==> flow/design.v <==
module Cfu (
    input               cmd_valid,
    output              cmd_ready,
    input      [9:0]    cmd_payload_function_id,
    input      [31:0]   cmd_payload_inputs_0,
    input      [31:0]   cmd_payload_inputs_1,
    output reg          rsp_valid,
    input               rsp_ready,
    output reg [31:0]   rsp_payload_outputs_0,
    input               reset,
    input               clk
);
    reg signed [31:0] InputOffset, FilterOffset;
    reg signed [31:0] accumulator;  
    reg signed [31:0] acc0, acc1, acc2, acc3;
    reg [31:0] global_input;
    wire [31:0] simd_input = (cmd_payload_function_id[9:3] == 7'd0) ? cmd_payload_inputs_0 : global_input;
    wire [31:0] simd_filter = (cmd_payload_function_id[9:3] == 7'd0) ? cmd_payload_inputs_1 : cmd_payload_inputs_0;
    wire signed [31:0] prod_0, prod_1, prod_2, prod_3;
    assign prod_0 = ($signed(simd_input[7 : 0]) + InputOffset) * ($signed(simd_filter[7 : 0]) + FilterOffset);
    assign prod_1 = ($signed(simd_input[15: 8]) + InputOffset) * ($signed(simd_filter[15: 8]) + FilterOffset);
    assign prod_2 = ($signed(simd_input[23:16]) + InputOffset) * ($signed(simd_filter[23:16]) + FilterOffset);
    assign prod_3 = ($signed(simd_input[31:24]) + InputOffset) * ($signed(simd_filter[31:24]) + FilterOffset);
    wire signed [31:0] sum_prods;
    assign sum_prods = prod_0 + prod_1 + prod_2 + prod_3;
    assign cmd_ready = ~rsp_valid;
    always @(posedge clk) begin
        if (reset) begin
            rsp_payload_outputs_0 <= 32'b0;
            rsp_valid <= 1'b0;
            InputOffset <= 32'd0;
            FilterOffset <= 32'd0;
            accumulator <= 32'd0;
            acc0 <= 32'd0;
            acc1 <= 32'd0;
            acc2 <= 32'd0;
            acc3 <= 32'd0;
            global_input <= 32'd0;
        end else if (rsp_valid) begin
            if (rsp_ready) rsp_valid <= 1'b0;
        end else if (cmd_valid) begin
            rsp_valid <= 1'b1;
            case (cmd_payload_function_id[9:3])
                7'd0: begin
                    accumulator <= accumulator + sum_prods;
                    rsp_payload_outputs_0 <= accumulator;
                end
                7'd1: begin
                    accumulator <= 32'd0;
                    rsp_payload_outputs_0 <= 32'd0;
                end
                7'd2: begin
                    InputOffset <= $signed(cmd_payload_inputs_0);
                    rsp_payload_outputs_0 <= $signed(cmd_payload_inputs_0);
                end
                7'd3: begin
                    FilterOffset <= $signed(cmd_payload_inputs_0);
                    rsp_payload_outputs_0 <= $signed(cmd_payload_inputs_0);
                end
                7'd4: begin
                    rsp_payload_outputs_0 <= accumulator;
                end
                7'd5: begin
                    global_input <= cmd_payload_inputs_0;
                end
                7'd6: begin
                    acc0 <= acc0 + sum_prods;
                end
                7'd7: begin
                    acc1 <= acc1 + sum_prods;
                end
                7'd8: begin
                    acc2 <= acc2 + sum_prods;
                end
                7'd9: begin
                    acc3 <= acc3 + sum_prods;
                end
                7'd10: begin
                    acc0 <= 32'd0;
                    acc1 <= 32'd0;
                    acc2 <= 32'd0;
                    acc3 <= 32'd0;
                end
                7'd11: rsp_payload_outputs_0 <= acc0;
                7'd12: rsp_payload_outputs_0 <= acc1;
                7'd13: rsp_payload_outputs_0 <= acc2;
                7'd14: rsp_payload_outputs_0 <= acc3;
                default: rsp_payload_outputs_0 <= 32'b0;
            endcase
        end
    end
endmodule
# Reports on Cfu
# Tool output for the design above, in the order of the flow.
# Lines are those of the file above, counted from 1.
# Operators: Yosys type, input widths -> output width; for muxes data width and select width s.
# Library cell names are shortened.
# Not given: --
dict set report inputs {
  top {Cfu}
  clock_port {clk}
  library {sky130hd}
  lib_corner {tt_025C_1v80}
}

# After elaboration
# Source: Yosys, flattened and elaborated, memories not mapped. Widths are those after wreduce. Registers that Yosys merges into a memory's read port (data or address) are not register bits. Print and check cells do not count. Equal cells are merged and count once.
dict set report word_totals {
  output_inout_bits 34
  ff_bits 289
  input_bits 78
}
dict set report op_classes {
  reduce_logical 18
  mux 11
  add_sub_neg 16
  n_logic 2
  eq_ne 14
  n_mul 4
}
# cell n
set ops {}
lappend ops {{$mul 32x32->32} 4}
lappend ops {{$pmux 32 s2} 5}
lappend ops {{$add 32x32->32} 8}
lappend ops {{$add 8x32->32} 8}
lappend ops {{$pmux 32 s7} 1}
lappend ops {{$mux 32} 2}
lappend ops {{$eq 7x4->1 const B} 7}
lappend ops {{$eq 7x3->1 const B} 4}
lappend ops {{$reduce_and 3->1} 9}
lappend ops {{$eq 7x2->1 const B} 2}
lappend ops {{$reduce_bool 2->1} 5}
lappend ops {{$eq 7x1->1 const B} 1}
lappend ops {{$logic_not 7->1} 1}
lappend ops {{$reduce_or 6->1} 1}
lappend ops {{$reduce_or 2->1} 2}
lappend ops {{$mux 1} 3}
lappend ops {{$not 1->1} 2}

# Logic depth
# Yosys ltp: most cells in a row. Word level: on the elaborated netlist, between registers, memories and ports. Mapped: between sequential cells and ports; inverters and the memories' decode and read muxes count.
dict set report depth {
  depth_word 9
  abc_area 0
  ltp_mapped 63
  depth_no_buf 60
}

# Synthesis result
# Source: synth_stat.txt of the flow (Yosys; design flattened, memories mapped). It holds for the ABC_AREA given above (unset counts as 0); a run with the other value may have another netlist.
dict set report synth_totals {
  seq_area_mm2 0.0057855
  yosys_area_mm2 0.0954002
  stdcells 11251
  buf_cells 396
  flip_flops 289
}
# cell n
set types {}
lappend types {fa_1 1809}
lappend types {ha_1 984}
lappend types {inv_1 2258}
lappend types {dfxtp_1 289}
lappend types {nand2_1 1507}
lappend types {nor2_1 1002}
lappend types {xnor2_1 425}
lappend types {a21oi_1 458}
lappend types {and2_1 337}
lappend types {xor2_1 175}
lappend types {clkbuf_1 392}
lappend types {o21ai_0 206}
lappend types {a21o_1 113}
lappend types {a22oi_1 101}
lappend types {mux2_2 64}
lappend types {xnor3_1 32}
lappend types {a222oi_1 64}
lappend types {nor2b_1 92}
# Not listed: further types 79, cells in them 943.

# Worst setup path after synthesis
# Path of least setup slack by OpenSTA after synthesis, without wires, with an ideal clock, recovery checks aside; 20% of the period is set as input and as output delay. Where synthesis merged equal registers, the netlist keeps one of their names.
dict set report synth_timing {
  path_kind {input to register}
  from {in cmd_payload_function_id[4]}
  to {reg acc0[31]}
  input_delay_ns 4.000
  path_delay_ns 14.320
  required_time_ns 19.873
  stages 51
  setup_slack_ns 1.679
  clock_period_ns 20.0
  t_first_pin_ns 4.000
  setup_time_ns 0.127
  arrival_time_ns 18.193
  synth_period_reached_ns 18.321
}
# "path_delay_ns" is the arrival time less input delay plus setup time.
# "stages" counts driving pins, that of a launching flip-flop among them; a cell with two outputs on the path counts twice.
# "synth_period_reached_ns" = period - worst setup slack (recovery checks aside). The figure is calculated, with input and output delays left at 20% of the set period.
# Between the ends stands the longest chain of elaborated cells between them, by number of cells; it is not shown to be the way that was timed. Of several equally long chains one is given.
# A line is the first line of the expression or statement that the cell stems from. Yosys adds cells for indexed reads and writes and turns some case tables into memories.
# At most two assigning lines are given for a register; there are more.
dict set report synth_between {
  cell_sequence {clkbuf_1 > nor2_1 > nand3_1 > clkbuf_1 > clkbuf_1 > mux2_2 > ha_1 > inv_1 > fa_1 > nor2b_1 > o31a_1 > o211a_1 > nor4_4 > o21ai_2 > o41ai_2 > o211a_1 > a21oi_1 > a21o_1 > (+15 left out) > xor2_1 > xnor2_1 > xnor2_1 > xnor2_1 > xnor2_1 > xnor3_1 > xnor2_1 > xnor3_1 > xor2_1 > xnor3_1 > xnor3_1 > xnor3_1 > xnor3_2 > mux2_1 > and2_1 > mux2_2 > a211oi_1 > o32ai_1}
  elab_chain_len 9
  cone_cells 24
  cone_classes {12 x add/sub; 4 x mul; 2 x eq/ne; 3 x mux; 3 x reduce/logical}
}
# element line_no
set synth_rtl {}
lappend synth_rtl {{start: declaration} 4} ;# input      [9:0]    cmd_payload_function_id,
lappend synth_rtl {{$logic_not 7->1} 17} ;# wire [31:0] simd_input = (cmd_payload_function_id[9:3] == 7'd0) ? cmd_payload_inputs_0 : global_input;
lappend synth_rtl {{$mux 32} 17}
lappend synth_rtl {{$add 8x32->32} 20} ;# assign prod_0 = ($signed(simd_input[7 : 0]) + InputOffset) * ($signed(simd_filter[7 : 0]) + FilterOffset);
lappend synth_rtl {{$mul 32x32->32} 20}
lappend synth_rtl {{$add 32x32->32 x3} 25} ;# assign sum_prods = prod_0 + prod_1 + prod_2 + prod_3;
lappend synth_rtl {{$add 32x32->32} 67} ;# acc0 <= acc0 + sum_prods;
lappend synth_rtl {{$pmux 32 s2} 43} ;# case (cmd_payload_function_id[9:3])
lappend synth_rtl {{end: assignment} 34} ;# acc0 <= 32'd0;
lappend synth_rtl {{end: assignment} 67}
lappend synth_rtl {{end: declaration} 15} ;# reg signed [31:0] acc0, acc1, acc2, acc3;

# Timing after layout
# From the final timing report of stored run 3: the path of least setup slack in the routed layout; clock arrival at registers is part of the times.
dict set report layout_timing {
  path_kind {input to register}
  from {in cmd_payload_function_id[9]}
  to {reg acc1[31]}
  clock_period_ns 14.7
  stages 51
  arrival_time_ns 17.54
  required_time_ns 15.05
  input_delay_ns 2.94
  setup_slack_ns -2.50
  t_first_pin_ns 2.94
  setup_time_ns 0.15
}
# Between the ends stands the longest chain of elaborated cells between them, by number of cells; it is not shown to be the way that was timed. Of several equally long chains one is given.
# At most two assigning lines are given for a register; there are more.
dict set report layout_between {
  cell_sequence {buf_6 > nor3_4 > nand3_4 > buf_12 > clkbuf_16 > clkbuf_16 > mux2_4 > ha_4 > inv_2 > fa_2 > nand3b_1 > a31oi_4 > a211o_1 > nand2_1 > xnor2_2 > nand2_1 > fa_1 > inv_1 > (+15 left out) > xor2_4 > xnor2_2 > xnor2_1 > xnor2_1 > xnor2_1 > xnor3_1 > xnor2_1 > xnor3_1 > xor2_1 > xnor3_1 > xnor3_1 > xnor3_2 > xnor3_2 > xnor2_4 > xnor2_4 > xor2_1 > or3_1 > a31oi_1}
  elab_chain_len 9
  cone_cells 24
  cone_classes {12 x add/sub; 4 x mul; 2 x eq/ne; 3 x mux; 3 x reduce/logical}
}
# element line_no
set layout_rtl {}
lappend layout_rtl {{start: declaration} 4} ;# input      [9:0]    cmd_payload_function_id,
lappend layout_rtl {{$logic_not 7->1} 17} ;# wire [31:0] simd_input = (cmd_payload_function_id[9:3] == 7'd0) ? cmd_payload_inputs_0 : global_input;
lappend layout_rtl {{$mux 32} 17}
lappend layout_rtl {{$add 8x32->32} 20} ;# assign prod_0 = ($signed(simd_input[7 : 0]) + InputOffset) * ($signed(simd_filter[7 : 0]) + FilterOffset);
lappend layout_rtl {{$mul 32x32->32} 20}
lappend layout_rtl {{$add 32x32->32 x3} 25} ;# assign sum_prods = prod_0 + prod_1 + prod_2 + prod_3;
lappend layout_rtl {{$add 32x32->32} 70} ;# acc1 <= acc1 + sum_prods;
lappend layout_rtl {{$pmux 32 s2} 43} ;# case (cmd_payload_function_id[9:3])
lappend layout_rtl {{end: assignment} 35} ;# acc1 <= 32'd0;
lappend layout_rtl {{end: assignment} 70}
lappend layout_rtl {{end: declaration} 15} ;# reg signed [31:0] acc0, acc1, acc2, acc3;

# Settings and measured results of 6 stored flow runs for module Cfu (sky130hd), not sorted in any way. The constraints put input and output delay at 20% of the set period each and load the outputs with 0.01 pF.
# "achieved_period_ns" = clock period - worst setup slack. The figure is calculated, with input and output delays left at 20% of the set period.
# "timing.worst_path_ns" means the part of the period allowed to the worst setup path (the constraints hold back 20% at inputs and 20% at outputs) less its slack; where the path has registers, the arrival times of their clocks count too.
# By "fin_power_uw" is meant OpenSTA's value without simulated activity: inputs other than the clock are taken to toggle once in ten clock periods, and the tool carries that through the logic.
run="stored run 1" settings ABC_AREA=1 CAP_MARGIN=30 CELL_PAD_IN_SITES_DETAIL_PLACEMENT=0 CELL_PAD_IN_SITES_GLOBAL_PLACEMENT=2 CORE_UTILIZATION=46 CTS_CLUSTER_SIZE=25 GPL_TIMING_DRIVEN=0 MAX_ROUTING_LAYER="met4" MIN_ROUTING_LAYER="met2" PLACE_DENSITY=0.79 SETUP_SLACK_MARGIN=-0.0 period_ns=16.3 CORE_MARGIN=2 SLEW_MARGIN=20
run="stored run 1" outcome="no final report: routing broke off with GRT-0116"
run="stored run 2" settings CAP_MARGIN=30 CELL_PAD_IN_SITES_DETAIL_PLACEMENT=2 CORE_UTILIZATION=46 CTS_CLUSTER_SIZE=22 GPL_TIMING_DRIVEN=0 HOLD_SLACK_MARGIN=-0.05 MIN_ROUTING_LAYER="met1" PLACE_DENSITY=0.44 SETUP_SLACK_MARGIN=1.86 period_ns=18.0 CORE_MARGIN=2 SLEW_MARGIN=20
run="stored run 2" outcome="no final report: routing broke off with GRT-0232"
run="stored run 3" settings CORE_UTILIZATION=67 CTS_CLUSTER_DIAMETER=176 CTS_CLUSTER_SIZE=57 GPL_TIMING_DRIVEN=0 PLACE_DENSITY=0.51 SETUP_SLACK_MARGIN=1.72 TNS_END_PERCENT=65 period_ns=14.7 CAP_MARGIN=20 CORE_MARGIN=2 SLEW_MARGIN=20
run="stored run 3" results holdWs_ns=0.473 tns_ns=-102.092 fin_power_uw=3059 die_footprint_mm2=0.145424 yosys.chip_area_mm2=0.0954002 ws_setup_ns=-2.498 final_stdcell_area_mm2=0.106252 achieved_period_ns=17.198 timing.worst_path_ns=14.26 critical_path_type="input to register" layout_utilization_pct=75.1
run="stored run 4" settings CORE_UTILIZATION=46 CTS_CLUSTER_SIZE=22 HOLD_SLACK_MARGIN=-0.05 MIN_ROUTING_LAYER="met1" SETUP_SLACK_MARGIN=1.86 period_ns=18.0 CAP_MARGIN=20 CORE_MARGIN=2 SLEW_MARGIN=20
run="stored run 4" results tns_ns=0.000 achieved_period_ns=17.190 layout_utilization_pct=56.0 timing.worst_path_ns=13.59 critical_path_type="input to register" holdWs_ns=0.454 die_footprint_mm2=0.211048 ws_setup_ns=0.810 yosys.chip_area_mm2=0.0954002 fin_power_uw=3232 final_stdcell_area_mm2=0.11572
run="stored run 5" settings CORE_UTILIZATION=40 period_ns=20.0 CAP_MARGIN=20 CORE_MARGIN=2 SLEW_MARGIN=20
run="stored run 5" results tns_ns=0.000 fin_power_uw=2515 final_stdcell_area_mm2=0.106151 holdWs_ns=0.454 achieved_period_ns=19.448 ws_setup_ns=0.552 layout_utilization_pct=44.7 die_footprint_mm2=0.242423 timing.worst_path_ns=15.45 critical_path_type="input to register" yosys.chip_area_mm2=0.0954002
run="stored run 6" settings CAP_MARGIN=25 CELL_PAD_IN_SITES_DETAIL_PLACEMENT=1 CELL_PAD_IN_SITES_GLOBAL_PLACEMENT=1 CORE_ASPECT_RATIO=1.79 CORE_UTILIZATION=23 CTS_CLUSTER_SIZE=11 GPL_ROUTABILITY_DRIVEN=0 GPL_TIMING_DRIVEN=0 HOLD_SLACK_MARGIN=-0.07 MAX_ROUTING_LAYER="met4" PLACE_DENSITY_LB_ADDON=0.08 SLEW_MARGIN=40 TNS_END_PERCENT=50 period_ns=19.8 CORE_MARGIN=2
run="stored run 6" results achieved_period_ns=19.770 layout_utilization_pct=26.9 timing.worst_path_ns=15.81 critical_path_type="input to register" ws_setup_ns=0.030 yosys.chip_area_mm2=0.0954002 die_footprint_mm2=0.42017 final_stdcell_area_mm2=0.110971 tns_ns=0.000 fin_power_uw=2706 holdWs_ns=0.456
